==> flow/design.v <==
module FDIVIDER(
    input  logic ACLK,
    input  logic RESTN,
    output logic SCLK,
    output logic TICK    
);
logic [3:0]count;
assign TICK = (count == 4'd4) && !SCLK;
always_ff@(posedge ACLK)begin
    if(!RESTN)begin
        count <= 0;
        SCLK <= 0;
    end else begin
        if(count == 4'd4)begin
            count <= 0;
            SCLK <= ~SCLK;
        end else begin
            count <= count +1;
        end
    end
end
endmodule
module FIFO_MANAGER(
    input logic Tx_full,
    input logic SS_full,
    input logic Tx_empty,
    input logic SS_empty,
    output logic FREADY_full,
    output logic FREADY_empty
);
always_comb begin : Full_empty_block
    if(Tx_full | SS_full)begin
        FREADY_full = 0;
    end else begin
        FREADY_full = 1;
    end
    if(Tx_empty | SS_empty) begin
        FREADY_empty = 0;
    end else begin
        FREADY_empty = 1;
    end
end
endmodule
module Async_Tx_FIFO #(
    parameter DATA_WIDTH = 32,
    parameter ADDR_WIDTH = 4  
)(
    input  logic [DATA_WIDTH-1:0] data_in,
    input  logic wr_en,
    input  logic rd_en,
    input  logic ACLK,    
    input  logic SCLK,    
    input  logic rst_n,
    output logic [DATA_WIDTH-1:0] data_out,
    output logic empty,
    output logic full
);
    logic [DATA_WIDTH-1:0] mem [0:(1<<ADDR_WIDTH)-1];
    logic [ADDR_WIDTH:0] wr_ptr_bin, rd_ptr_bin;
    logic [ADDR_WIDTH:0] wr_ptr_gry, rd_ptr_gry;
    logic [ADDR_WIDTH:0] wr_ptr_sync1, wr_ptr_sync2;
    logic [ADDR_WIDTH:0] rd_ptr_sync1, rd_ptr_sync2;
    always_ff @(posedge ACLK) begin
        if (!rst_n) begin
            wr_ptr_bin <= 0;
            wr_ptr_gry <= 0;
        end else if (wr_en && !full) begin
            wr_ptr_bin <= wr_ptr_bin + 1;
            wr_ptr_gry <= ((wr_ptr_bin + 1) >> 1) ^ (wr_ptr_bin + 1);
        end
    end
    always_ff @(posedge ACLK) begin
        if (rst_n && wr_en && !full)
            mem[wr_ptr_bin[ADDR_WIDTH-1:0]] <= data_in;
    end
    always_ff @(posedge ACLK) begin
        if (!rst_n) begin
            rd_ptr_bin <= 0;
            rd_ptr_gry <= 0;
            data_out   <= 0;
        end else if (SCLK && rd_en && !empty) begin
            rd_ptr_bin <= rd_ptr_bin + 1;
            rd_ptr_gry <= ((rd_ptr_bin + 1) >> 1) ^ (rd_ptr_bin + 1);
            data_out   <= mem[rd_ptr_bin[ADDR_WIDTH-1:0]];
        end
    end
    always_ff @(posedge ACLK) begin
        if (!rst_n) begin
            wr_ptr_sync1 <= 0;
            wr_ptr_sync2 <= 0;
        end else if (SCLK) begin
            wr_ptr_sync1 <= wr_ptr_gry;
            wr_ptr_sync2 <= wr_ptr_sync1;
        end
    end
    always_ff @(posedge ACLK) begin
        if (!rst_n) begin
            rd_ptr_sync1 <= 0;
            rd_ptr_sync2 <= 0;
        end else begin
            rd_ptr_sync1 <= rd_ptr_gry;
            rd_ptr_sync2 <= rd_ptr_sync1;
        end
    end
    assign empty = (wr_ptr_sync2 == rd_ptr_gry);
    assign full  = (wr_ptr_gry == {~rd_ptr_sync2[ADDR_WIDTH:ADDR_WIDTH-1], rd_ptr_sync2[ADDR_WIDTH-2:0]});
endmodule
module Async_SS_FIFO #(
    parameter DATA_WIDTH = 32,
    parameter ADDR_WIDTH = 4  
)(
    input  logic [DATA_WIDTH-1:0] data_in,
    input  logic wr_en,
    input  logic rd_en,
    input  logic ACLK,    
    input  logic SCLK,    
    input  logic rst_n,
    output logic [DATA_WIDTH-1:0] data_out,
    output logic empty,
    output logic full
);
    logic [DATA_WIDTH-1:0] mem [0:(1<<ADDR_WIDTH)-1];
    logic [ADDR_WIDTH:0] wr_ptr_bin, rd_ptr_bin;
    logic [ADDR_WIDTH:0] wr_ptr_gry, rd_ptr_gry;
    logic [ADDR_WIDTH:0] wr_ptr_sync1, wr_ptr_sync2;
    logic [ADDR_WIDTH:0] rd_ptr_sync1, rd_ptr_sync2;
    always_ff @(posedge ACLK) begin
        if (!rst_n) begin
            wr_ptr_bin <= 0;
            wr_ptr_gry <= 0;
        end else if (wr_en && !full) begin
            wr_ptr_bin <= wr_ptr_bin + 1;
            wr_ptr_gry <= ((wr_ptr_bin + 1) >> 1) ^ (wr_ptr_bin + 1);
        end
    end
    always_ff @(posedge ACLK) begin
        if (rst_n && wr_en && !full)
            mem[wr_ptr_bin[ADDR_WIDTH-1:0]] <= data_in;
    end
    always_ff @(posedge ACLK) begin
        if (!rst_n) begin
            rd_ptr_bin <= 0;
            rd_ptr_gry <= 0;
            data_out   <= 0;
        end else if (SCLK && rd_en && !empty) begin
            rd_ptr_bin <= rd_ptr_bin + 1;
            rd_ptr_gry <= ((rd_ptr_bin + 1) >> 1) ^ (rd_ptr_bin + 1);
            data_out   <= mem[rd_ptr_bin[ADDR_WIDTH-1:0]];
        end
    end
    always_ff @(posedge ACLK) begin
        if (!rst_n) begin
            wr_ptr_sync1 <= 0;
            wr_ptr_sync2 <= 0;
        end else if (SCLK) begin
            wr_ptr_sync1 <= wr_ptr_gry;
            wr_ptr_sync2 <= wr_ptr_sync1;
        end
    end
    always_ff @(posedge ACLK) begin
        if (!rst_n) begin
            rd_ptr_sync1 <= 0;
            rd_ptr_sync2 <= 0;
        end else begin
            rd_ptr_sync1 <= rd_ptr_gry;
            rd_ptr_sync2 <= rd_ptr_sync1;
        end
    end
    assign empty = (wr_ptr_sync2 == rd_ptr_gry);
    assign full  = (wr_ptr_gry == {~rd_ptr_sync2[ADDR_WIDTH:ADDR_WIDTH-1], rd_ptr_sync2[ADDR_WIDTH-2:0]});
endmodule
module AXI_SLAVE(
    input logic ACLK,
    input logic ARESETN,
    input logic [31:0]AWADDR,
    input logic AWVALID,
    output logic AWREADY,
    input logic [31:0]WDATA,
    input logic WVALID,
    output logic WREADY,
    output logic[1:0]BRESP,
    output logic BVALID,
    input logic BREADY,
    input logic FREADY_full,
    output logic wr_en,
    output logic[31:0]Tx_data_out,
    output logic[31:0]SS_data_out
);
 localparam logic [31:0] Tx_address = 32'h0;
 localparam logic [31:0] SS_address = 32'h2;
 typedef enum logic[1:0]{
    IDEAL,
    DECODE,
    EXECUTE
 } state_t;
typedef enum logic{
    START,
    OK
}phase_t;
logic ready;
logic [31:0]data_buffer_1;
logic [31:0]addr_buffr;
state_t state;
phase_t phase;
logic AWalrt;
logic Walrt;
always_ff@(posedge ACLK)begin : AXI_SLAVE
    if(!ARESETN)begin
        wr_en <= 0;
        state <= IDEAL;
        BRESP <= 2'b00;
        BVALID <= 0;
        Tx_data_out <= 0;
        SS_data_out <= 0;
    end else begin
        wr_en <= 0;
        case(state)
            IDEAL: begin
                BRESP <= 2'b00;
                if(ready) begin
                    state <= DECODE;
                end
            end
            DECODE:begin
                BRESP <= 2'b00;
                case(addr_buffr)
                    Tx_address: begin
                        Tx_data_out <= data_buffer_1;
                        BRESP <= 2'b00;
                    end
                    SS_address: begin
                        SS_data_out <= data_buffer_1;
                        BRESP <= 2'b00;
                    end
                    default: begin
                        BRESP <= 2'b10;
                    end
                endcase
                if(BVALID & BREADY) begin
                    BVALID <= 0;
                    state <= EXECUTE;
                end else begin
                    BVALID <= 1;
                end
            end
            EXECUTE:begin
                BVALID <= 0;
                wr_en <= (addr_buffr == Tx_address);  
                state <= IDEAL;
                BRESP <= 2'b00;
            end
            default: state <= IDEAL;
        endcase
    end
end
always_ff@(posedge ACLK)begin : handshake_block
    if(!ARESETN)begin
        phase <= START;
        ready <= 0;
        AWalrt <= 0;
        Walrt <= 0;
    end else begin
        case(phase)
            START:begin
                if(AWVALID & AWREADY) begin
                    AWalrt <= 1;  
                    addr_buffr <= AWADDR;
                 end
                if(WVALID & WREADY)begin
                    Walrt <= 1;     
                    data_buffer_1 <= WDATA;
                end
                if(AWalrt & Walrt) begin    
                ready <= 1; 
                phase <= OK;
                end
            end
            OK:begin
                ready <= 0;
                AWalrt <= 0;
                Walrt <= 0;
                if(BVALID & BREADY) begin  
                    phase <= START; 
                end
            end
        endcase
    end
end
always_comb begin : ready_block
    if(FREADY_full && (phase == START) && (state == IDEAL) && !wr_en)begin
        AWREADY = !AWalrt;
        WREADY = !Walrt;
    end else begin
        AWREADY = 0;
        WREADY = 0;
    end
end
endmodule
module DATA_BUFFER(
    input logic[31:0] din_1,
    input logic[31:0]din_2,
    input logic go,
    input logic ACLK,
    input logic SCLK,
    input logic ARESETN,
    input logic SRESP,
    output logic DREADY,
    output logic [33:0]dout
);
typedef enum logic[2:0]{
    IDEAL,
    WAIT_FIFO,
    FETCH,
    CONCATENATE,
    VALIDATE
} state_t;
logic [31:0] SS_buffer_1;
logic [1:0] SS_buffer_2;
state_t state;
always_ff@(posedge ACLK) begin : data_fetch_block
    if(!ARESETN)begin
        state <= IDEAL;
        DREADY <= 0;
    end else if(SCLK) begin
        case(state)
            IDEAL:begin
                DREADY <= 0;
                if(go) begin
                    state <= WAIT_FIFO;
                end
            end
            WAIT_FIFO: begin
                state <= FETCH;
            end
            FETCH:begin
                SS_buffer_1 <= din_1;
                SS_buffer_2 <= din_2[1:0];
                state <= CONCATENATE;
            end
            CONCATENATE:begin
                dout <= {SS_buffer_2,SS_buffer_1};
                state <= VALIDATE;
                DREADY <= 1;
            end
            VALIDATE:begin
                if(DREADY & SRESP)begin
                    state <= IDEAL;
                end
            end
            default: state <= IDEAL;
        endcase
    end
end
endmodule
module SPI_MASTER(
    input logic ACLK,
    input logic FSCLK,
    input logic FTICK,
    input logic ARESETN,
    input logic FREADY_empty,
    input logic DREADY,
    input logic [33:0] din,
    output logic go,
    output logic SRESP,
    output logic rd_en,
    output logic[1:0]SS,
    output logic MOSI,
    output logic SCLK,
    input logic MISO
);
typedef enum logic[2:0]{
    IDEAL,
    WAIT_FIFO,
    FETCH,
    START,
    DONE,
    VALIDATE
} state_t;
logic [5:0]count;
logic [31:0] data_buffer_3;
logic [1:0] data_buffer_4;
state_t state;
assign SCLK = (state == START && count != 6'd0) ? FSCLK : 0;
always_ff@(posedge ACLK) begin : main_FSM_block
    if(!ARESETN)begin
        state <= IDEAL;
        count <= 0;
        rd_en <= 0;
        go <= 0;
        SRESP <= 0;
        SS <= 0;
        MOSI <= 0;
    end else if(FTICK) begin
        case(state)
            IDEAL:begin
                go <= 0;
                if(FREADY_empty)begin
                    go <= 1;
                    rd_en <= 1;
                    state <= WAIT_FIFO;
                    count <= 0;
                end
            end
            WAIT_FIFO:begin
                rd_en <= 0;
                go <= 0;
                state <=FETCH;
            end
            FETCH:begin
                if(DREADY) begin
                    data_buffer_3 <= din[31:0];
                    data_buffer_4 <= din[33:32];
                    SS <= din[33:32];
                    state <= START;
                end
            end
            START:begin
                if(count == 6'd32) begin
                    state <= DONE;
                end else begin
                    if(DREADY) begin
                        MOSI <= data_buffer_3[31];
                        data_buffer_3 <= {data_buffer_3[30:0],1'b0};
                        count <= count +1;
                    end
                end
            end
            DONE: begin
                SRESP <= 1;
                state <= VALIDATE;
            end
            VALIDATE:begin
                SRESP <= 0;
                state <= IDEAL;
            end
            default: state <= IDEAL;
        endcase
    end
end
endmodule
module Module_Wrapper (
    input logic ACLK,
    input logic ARESETN,
    input  logic [31:0] AWADDR,
    input  logic AWVALID,
    output logic AWREADY,
    input  logic [31:0] WDATA,
    input  logic WVALID,
    output logic WREADY,
    output logic [1:0] BRESP,
    output logic BVALID,
    input  logic BREADY,
    output logic [1:0] SS,
    output logic MOSI,
    output logic SCLK,
    input  logic MISO
);
    logic sclk_int, sclk_tick;
    logic fready_full, fready_empty;
    logic wr_en, rd_en;
    logic [31:0] tx_data_bus, ss_data_bus;
    logic [31:0] fifo_tx_out, fifo_ss_out;
    logic [33:0] data_to_master;
    logic go, dready, sresp;
    logic tx_full, tx_empty, ss_full, ss_empty;
    FDIVIDER fdiv_inst (
        .ACLK(ACLK),
        .RESTN(ARESETN),
        .SCLK(sclk_int),
        .TICK(sclk_tick)
    );
    AXI_SLAVE axi_inst (
        .ACLK(ACLK),
        .ARESETN(ARESETN),
        .AWADDR(AWADDR), .AWVALID(AWVALID), .AWREADY(AWREADY),
        .WDATA(WDATA), .WVALID(WVALID), .WREADY(WREADY),
        .BRESP(BRESP), .BVALID(BVALID), .BREADY(BREADY),
        .FREADY_full(fready_full),
        .wr_en(wr_en),
        .Tx_data_out(tx_data_bus),
        .SS_data_out(ss_data_bus)
    );
    Async_Tx_FIFO tx_fifo_inst (
        .ACLK(ACLK),
        .SCLK(sclk_tick),
        .rst_n(ARESETN),
        .data_in(tx_data_bus),
        .wr_en(wr_en),
        .rd_en(rd_en),
        .data_out(fifo_tx_out),
        .full(tx_full),
        .empty(tx_empty)
    );
    Async_SS_FIFO ss_fifo_inst (
        .ACLK(ACLK),
        .SCLK(sclk_tick),
        .rst_n(ARESETN),
        .data_in(ss_data_bus),
        .wr_en(wr_en),
        .rd_en(rd_en),
        .data_out(fifo_ss_out),
        .full(ss_full),
        .empty(ss_empty)
    );
    FIFO_MANAGER fifo_mgmt_inst (
        .Tx_full(tx_full), .SS_full(ss_full),
        .Tx_empty(tx_empty), .SS_empty(ss_empty),
        .FREADY_full(fready_full), .FREADY_empty(fready_empty)
    );
    DATA_BUFFER dbuff_inst (
        .din_1(fifo_tx_out), .din_2(fifo_ss_out),
        .go(go), .ACLK(ACLK), .SCLK(sclk_tick), .ARESETN(ARESETN),
        .SRESP(sresp), .DREADY(dready),
        .dout(data_to_master)
    );
    SPI_MASTER master_inst (
        .ACLK(ACLK), .FSCLK(sclk_int), .FTICK(sclk_tick), .ARESETN(ARESETN),
        .FREADY_empty(fready_empty),
        .DREADY(dready), .din(data_to_master),
        .go(go), .SRESP(sresp), .rd_en(rd_en),
        .SS(SS), .MOSI(MOSI), .SCLK(SCLK), .MISO(MISO)
    );
endmodule
# --- Tool chain data of Module_Wrapper ---
# What the tools print for Module_Wrapper, step after step.
# Line numbers count from 1 in the design file above.
# Operators: Yosys type, input widths -> output width; for muxes data width and select width s.
# Cell names lack the library's common part.
design:
  top_module: "Module_Wrapper"
  clk_port: "ACLK"
  lib: "sky130hd"
  corner: "tt_025C_1v80"

# --- Word level ---
# Source: Yosys, flattened and elaborated, memories not mapped. Widths are those after wreduce. Registers that Yosys merges into a memory's read port (data or address) are not register bits. Print and check cells do not count.
# Memory sizes are those after Yosys's memory passes, which may raise the word count (mostly to a power of two), join words into wider ones and drop unused or constant bits.
bits:
  ff_bits: 342
  mem_bits_rw: 1024
  clocked_rd_ports_x_width: 64
  memories: 2
  inputBits: 70
  out_inout_bits: 9
  elab_cells: 200
mem_list:
  columns: ["memory", "words", "width", "read_ports", "wr", "line", "source"]
  rows:
  - ["ss_fifo_inst.mem", 16, 32, 1, 1, 122, "logic [DATA_WIDTH-1:0] mem [0:(1<<ADDR_WIDTH)-1];"]
  - ["tx_fifo_inst.mem", 16, 32, 1, 1, 58, "logic [DATA_WIDTH-1:0] mem [0:(1<<ADDR_WIDTH)-1];"]
classes:
  n_addsub: 6
  equal: 30
  n_mux: 46
  logic: 17
  reduce_logical: 56
op_table:
  columns: ["cell", "n"]
  rows:
  - ["$mux 32", 5]
  - ["$pmux 32 s2", 1]
  - ["$eq 32x2->1 const B", 1]
  - ["$logic_not 32->1", 1]
  - ["$pmux 3 s5", 2]
  - ["$add 5x1->6 const B", 4]
  - ["$reduce_and 3->1", 7]
  - ["$eq 5x5->1", 4]
  - ["$xor 5x5->5", 4]
  - ["$mux 6", 3]
  - ["$pmux 1 s2", 9]
  - ["$ne 2x1->1 const B", 8]
  - ["$mux 3", 5]
  - ["$reduce_and 2->1", 7]
  - ["$reduce_bool 2->1", 7]
  - ["$logic_and 1x1->1", 13]
  - ["$mux 1", 13]
  - ["$eq 3x2->1 const B", 4]
  - ["$pmux 6 s2", 1]
  - ["$logic_not 1->1", 10]
  - ["$eq 3x3->1 const B", 3]
  - ["$ne 2x2->1 const B", 4]
  - ["$reduce_and 4->1", 2]
  - ["$pmux 2 s2", 2]
  - ["$mux 4", 2]
  - ["$reduce_or 2->1", 3]
  - ["$eq 3x1->1 const B", 2]
  - ["$logic_not 3->1", 2]
# Other operator kinds: 15; their cells: 26.

# --- Depth ---
# Yosys ltp: most cells in a row. Word level: on the elaborated netlist, between registers, memories and ports. Mapped: between sequential cells and ports; inverters and the memories' decode and read muxes count.
depth:
  word_depth: 11
  abc_area: 1
  ltp_mapped: 12
  depth_no_buf: 11

# --- Mapped cells and area ---
# Yosys stat after the flow's synthesis: flattened, memories mapped to cells. It holds for the ABC_AREA given above (unset counts as 0); a run with the other value may have another netlist.
mapped:
  mapped_cells: 2977
  synth_area_um2: 34712.0
  seqArea_um2: 25004.0
  ff_cells: 895
  n_buf: 170
types:
  columns: ["cell", "n", "area_total_um2"]
  rows:
  - ["edfxtp_1", 708, 2.13E+04]
  - ["dfxtp_1", 187, 3743.59]
  - ["nor2_1", 636, 2387.29]
  - ["nand2_1", 367, 1.38E+03]
  - ["o21ai_0", 258, 1.29E+03]
  - ["o211ai_1", 138, 1.04E+03]
  - ["nand3_1", 131, 655.629]
  - ["inv_1", 140, 525.504]
  - ["o21ai_1", 72, 360.346]
  - ["clkbuf_1", 80, 300.288]
  - ["a21oi_1", 55, 275.264]
  - ["buf_2", 52, 260.25]
  - ["buf_6", 16, 180.173]
  - ["ha_1", 14, 175.168]
  - ["xnor2_1", 20, 175.168]
  - ["xor2_1", 17, 148.893]
  - ["nand4_1", 13, 81.328]
  - ["o22ai_1", 12, 75.072]
# Not listed: further types 27, cells in them 61.

# --- Timing after synthesis ---
# OpenSTA on the mapped netlist: ideal clock, no wires. The path of least setup slack (recovery checks aside). Input and output delay are each 20% of the period. Register names are those of the netlist, which keeps one name where synthesis merged equal registers.
synth_timing:
  path_kind: "input port to flip-flop"
  from: "in ARESETN"
  to: "reg master_inst.data_buffer_3[0]"
  clock_period_ps: 7000
  input_delay_ps: 1400
  setup_time_ps: 502
  arrival_time_ps: 5122
  required_time_ps: 6498
  slack_ps: 1377
  delay_ps: 4224
  driving_pins: 4
  path_buffers: 2
  period_less_setup_slack_ps: 5623
# "delay_ps" = arrival - input delay + setup time.
# "driving_pins" counts driving pins, that of a launching flip-flop among them; a cell with two outputs on the path counts twice.
# "period_less_setup_slack_ps" is the clock period less the worst setup slack; recovery checks do not enter. This is arithmetic on one report: input and output delays are still those of the set period (20% each).
# Between the ends stands the longest chain of elaborated cells between them, by number of cells; it is not shown to be the way that was timed. Of several equally long chains one is given.
# Each line given opens the expression or statement behind the cell; cells for indexed reads and writes are added by Yosys, which also makes memories of some case tables.
synth_via:
  path_cell_list: "buf_2 -> clkbuf_1 -> nand2_1 -> nor4_1"
  elab_chain_len: 1
  cells_between: 1
  cone_lines: 0
synth_rtl:
  columns: ["element", "line", "source"]
  rows:
  - ["start: declaration", 443, "input logic ARESETN,"]
  - ["$reduce_and 6->1", null, null]
  - ["end: assignment", 411, "data_buffer_3 <= din[31:0];"]
  - ["end: assignment", 423, "data_buffer_3 <= {data_buffer_3[30:0],1'b0};"]
  - ["end: declaration", 380, "logic [31:0] data_buffer_3;"]

# --- Path in the finished layout ---
# Path of least setup slack in the final report of flow run 1 (OpenROAD, finished layout, wires in). Where an end is a register, its clock arrival counts in the times.
# The path's times are printed in steps of 10 ps; the period is the one set.
layout_timing:
  path_kind: "flip-flop to output port"
  from: "reg tx_fifo_inst.wr_ptr_gry[4]"
  to: "out AWREADY"
  clock_period_ps: 7000
  arrival_time_ps: 3000
  required_time_ps: 5600
  slack_ps: 2600
  driving_pins: 7
  path_buffers: 1
# Between the ends stands the longest chain of elaborated cells between them, by number of cells; it is not shown to be the way that was timed. Of several equally long chains one is given.
layout_via:
  path_cell_list: "dfxtp_1 -> xnor2_1 -> nor2_1 -> nand4_1 -> nand3b_1 -> nor2_1 -> clkdlybuf4s50_1"
  elab_chain_len: 7
  cells_between: 7
  cone_lines: 3
layout_rtl:
  columns: ["element", "line", "source"]
  rows:
  - ["start: declaration", 60, "logic [ADDR_WIDTH:0] wr_ptr_gry, rd_ptr_gry;"]
  - ["start: assignment", 66, "wr_ptr_gry <= 0;"]
  - ["start: assignment", 69, "wr_ptr_gry <= ((wr_ptr_bin + 1) >> 1) ^ (wr_ptr_bin + 1);"]
  - ["$eq 5x5->1", 106, "assign full  = (wr_ptr_gry == {~rd_ptr_sync2[ADDR_WIDTH:ADDR_WIDTH-1], rd_ptr_sync2[ADDR_WIDTH-2:0]});"]
  - ["$or 1x1->1", 32, "if(Tx_full | SS_full)begin"]
  - ["$mux 1", 32, null]
  - ["$logic_and 1x1->1 (3 in a row)", 290, "if(FREADY_full && (phase == START) && (state == IDEAL) && !wr_en)begin"]
  - ["$mux 1", 290, null]
  - ["end: declaration", 446, "output logic AWREADY,"]

Lab notebook: Module_Wrapper

Measured results for Module_Wrapper: 4 stored runs of the Yosys and OpenROAD flow on sky130hd. The settings differ; the order carries no meaning. The constraints put input and output delay at 20% of the set period each and load the outputs with 0.01 pF.
"clock_period_reached_ps" is the run's clock period less its worst setup slack. It is reckoned from that one timing run; input and output delays stay at 20% of the period that was set.
"worst_setup_path_time_ps": the worst setup path's part of the clock period (all of it between registers, 20% less for each end at a port) less its slack. A launch clock that arrives late makes it longer, a capture clock that arrives late makes it shorter.
"power.total_mw": no workload was simulated; the value follows from the tool's default switching activity.
"worst_setup_path_time_ps" is given in steps of 10 ps.

--- flow run 1 ---
==> flow/run.sh <==
#!/bin/bash
# the make line also repeats the synthesis and layout settings of config.mk as NAME=value (left out here)
make -C /OpenROAD-flow-scripts/flow DESIGN_CONFIG=/design/flow/config.mk WORK_HOME=/design/flow/orfs CLKGATE_MAP_FILE= finish
==> flow/config.mk <==
export PLATFORM = sky130hd
export DESIGN_NAME = Module_Wrapper
export DESIGN_NICKNAME = Module_Wrapper
export VERILOG_FILES = /design/flow/design.v
export SDC_FILE = /design/flow/constraint.sdc
export NUM_CORES = 4
export LEC_CHECK = 0
export ABC_AREA = 1
export CAP_MARGIN = 20
export CELL_PAD_IN_SITES_DETAIL_PLACEMENT = 2
export CELL_PAD_IN_SITES_GLOBAL_PLACEMENT = 3
export CORE_ASPECT_RATIO = 0.57
export CORE_MARGIN = 6
export CORE_UTILIZATION = 15
export CTS_CLUSTER_DIAMETER = 34
export CTS_CLUSTER_SIZE = 51
export GPL_ROUTABILITY_DRIVEN = 0
export GPL_TIMING_DRIVEN = 1
export HOLD_SLACK_MARGIN = 0.07
export MAX_ROUTING_LAYER = met5
export SETUP_SLACK_MARGIN = 1.59
export SLEW_MARGIN = 0
export TNS_END_PERCENT = 95
==> flow/constraint.sdc <==
create_clock -name core_clock -period 7.0 [get_ports {ACLK}]
set_input_delay 1.4000 -clock core_clock [delete_from_list [all_inputs] [get_ports {ACLK}]]
set_output_delay 1.4000 -clock core_clock [all_outputs]
set_load 0.01 [all_outputs]

==> results, as YAML <==
results:
  final_util_frac: 0.192
  setup_tns_ps: 0
  clock_period_reached_ps: 4396
  worst_setup_path_time_ps: 3000
  timing.worst_path_kind: "flip-flop to output port"
  hold_worst_slack_ps: 413
  yosys_chip_area_um2: 34712.0
  timing.setup.ws_ps: 2604
  power.total_mw: 13.275
  die_um2: 243562.0
  post_route_stdcell_area_um2: 43912.1

--- flow run 2 ---
==> flow/run.sh <==
#!/bin/bash
# the make line also repeats the synthesis and layout settings of config.mk as NAME=value (left out here)
make -C /OpenROAD-flow-scripts/flow DESIGN_CONFIG=/design/flow/config.mk WORK_HOME=/design/flow/orfs CLKGATE_MAP_FILE= finish
==> flow/config.mk <==
export PLATFORM = sky130hd
export DESIGN_NAME = Module_Wrapper
export DESIGN_NICKNAME = Module_Wrapper
export VERILOG_FILES = /design/flow/design.v
export SDC_FILE = /design/flow/constraint.sdc
export NUM_CORES = 4
export LEC_CHECK = 0
export CAP_MARGIN = 20
export CELL_PAD_IN_SITES_DETAIL_PLACEMENT = 2
export CELL_PAD_IN_SITES_GLOBAL_PLACEMENT = 3
export CORE_ASPECT_RATIO = 0.57
export CORE_MARGIN = 5
export CORE_UTILIZATION = 48
export CTS_CLUSTER_DIAMETER = 34
export GPL_ROUTABILITY_DRIVEN = 0
export GPL_TIMING_DRIVEN = 1
export MAX_ROUTING_LAYER = met4
export SETUP_SLACK_MARGIN = 1.59
export SLEW_MARGIN = 0
export TNS_END_PERCENT = 45
==> flow/constraint.sdc <==
create_clock -name core_clock -period 7.0 [get_ports {ACLK}]
set_input_delay 1.4000 -clock core_clock [delete_from_list [all_inputs] [get_ports {ACLK}]]
set_output_delay 1.4000 -clock core_clock [all_outputs]
set_load 0.01 [all_outputs]

==> results, as YAML <==
results:
  final_util_frac: 0.569
  setup_tns_ps: 0
  clock_period_reached_ps: 4180
  worst_setup_path_time_ps: 2780
  timing.worst_path_kind: "flip-flop to output port"
  hold_worst_slack_ps: 419
  yosys_chip_area_um2: 33857.5
  timing.setup.ws_ps: 2820
  power.total_mw: 11.903
  die_um2: 76160.1
  post_route_stdcell_area_um2: 39695.6

--- flow run 3 ---
==> flow/run.sh <==
#!/bin/bash
# the make line also repeats the synthesis and layout settings of config.mk as NAME=value (left out here)
make -C /OpenROAD-flow-scripts/flow DESIGN_CONFIG=/design/flow/config.mk WORK_HOME=/design/flow/orfs CLKGATE_MAP_FILE= finish
==> flow/config.mk <==
export PLATFORM = sky130hd
export DESIGN_NAME = Module_Wrapper
export DESIGN_NICKNAME = Module_Wrapper
export VERILOG_FILES = /design/flow/design.v
export SDC_FILE = /design/flow/constraint.sdc
export NUM_CORES = 4
export LEC_CHECK = 0
export CAP_MARGIN = 20
export CELL_PAD_IN_SITES_GLOBAL_PLACEMENT = 1
export CORE_MARGIN = 2
export CORE_UTILIZATION = 48
export CTS_CLUSTER_DIAMETER = 34
export GPL_ROUTABILITY_DRIVEN = 0
export GPL_TIMING_DRIVEN = 0
export MAX_ROUTING_LAYER = met4
export SLEW_MARGIN = 20
==> flow/constraint.sdc <==
create_clock -name core_clock -period 7.0 [get_ports {ACLK}]
set_input_delay 1.4000 -clock core_clock [delete_from_list [all_inputs] [get_ports {ACLK}]]
set_output_delay 1.4000 -clock core_clock [all_outputs]
set_load 0.01 [all_outputs]

==> results, as YAML <==
results:
  final_util_frac: 0.601
  setup_tns_ps: 0
  clock_period_reached_ps: 4245
  worst_setup_path_time_ps: 2840
  timing.worst_path_kind: "input port to flip-flop"
  hold_worst_slack_ps: 411
  yosys_chip_area_um2: 33857.5
  timing.setup.ws_ps: 2755
  power.total_mw: 13.390
  die_um2: 72676.1
  post_route_stdcell_area_um2: 41981.5

--- flow run 4 ---
==> flow/run.sh <==
#!/bin/bash
# the make line also repeats the synthesis and layout settings of config.mk as NAME=value (left out here)
make -C /OpenROAD-flow-scripts/flow DESIGN_CONFIG=/design/flow/config.mk WORK_HOME=/design/flow/orfs CLKGATE_MAP_FILE= finish
==> flow/config.mk <==
export PLATFORM = sky130hd
export DESIGN_NAME = Module_Wrapper
export DESIGN_NICKNAME = Module_Wrapper
export VERILOG_FILES = /design/flow/design.v
export SDC_FILE = /design/flow/constraint.sdc
export NUM_CORES = 4
export LEC_CHECK = 0
export CAP_MARGIN = 20
export CORE_ASPECT_RATIO = 0.62
export CORE_MARGIN = 8
export CORE_UTILIZATION = 69
export CTS_CLUSTER_DIAMETER = 202
export CTS_CLUSTER_SIZE = 15
export GPL_ROUTABILITY_DRIVEN = 0
export MIN_ROUTING_LAYER = met1
export PLACE_DENSITY_LB_ADDON = 0.09
export SETUP_SLACK_MARGIN = 0.58
export SLEW_MARGIN = 40
==> flow/constraint.sdc <==
create_clock -name core_clock -period 6.08 [get_ports {ACLK}]
set_input_delay 1.2160 -clock core_clock [delete_from_list [all_inputs] [get_ports {ACLK}]]
set_output_delay 1.2160 -clock core_clock [all_outputs]
set_load 0.01 [all_outputs]

==> results, as YAML <==
results:
  final_util_frac: 0.768
  setup_tns_ps: 0
  clock_period_reached_ps: 3658
  worst_setup_path_time_ps: 2440
  timing.worst_path_kind: "flip-flop to output port"
  hold_worst_slack_ps: 414
  yosys_chip_area_um2: 33857.5
  timing.setup.ws_ps: 2422
  power.total_mw: 10.985
  die_um2: 56616.6
  post_route_stdcell_area_um2: 37514.7
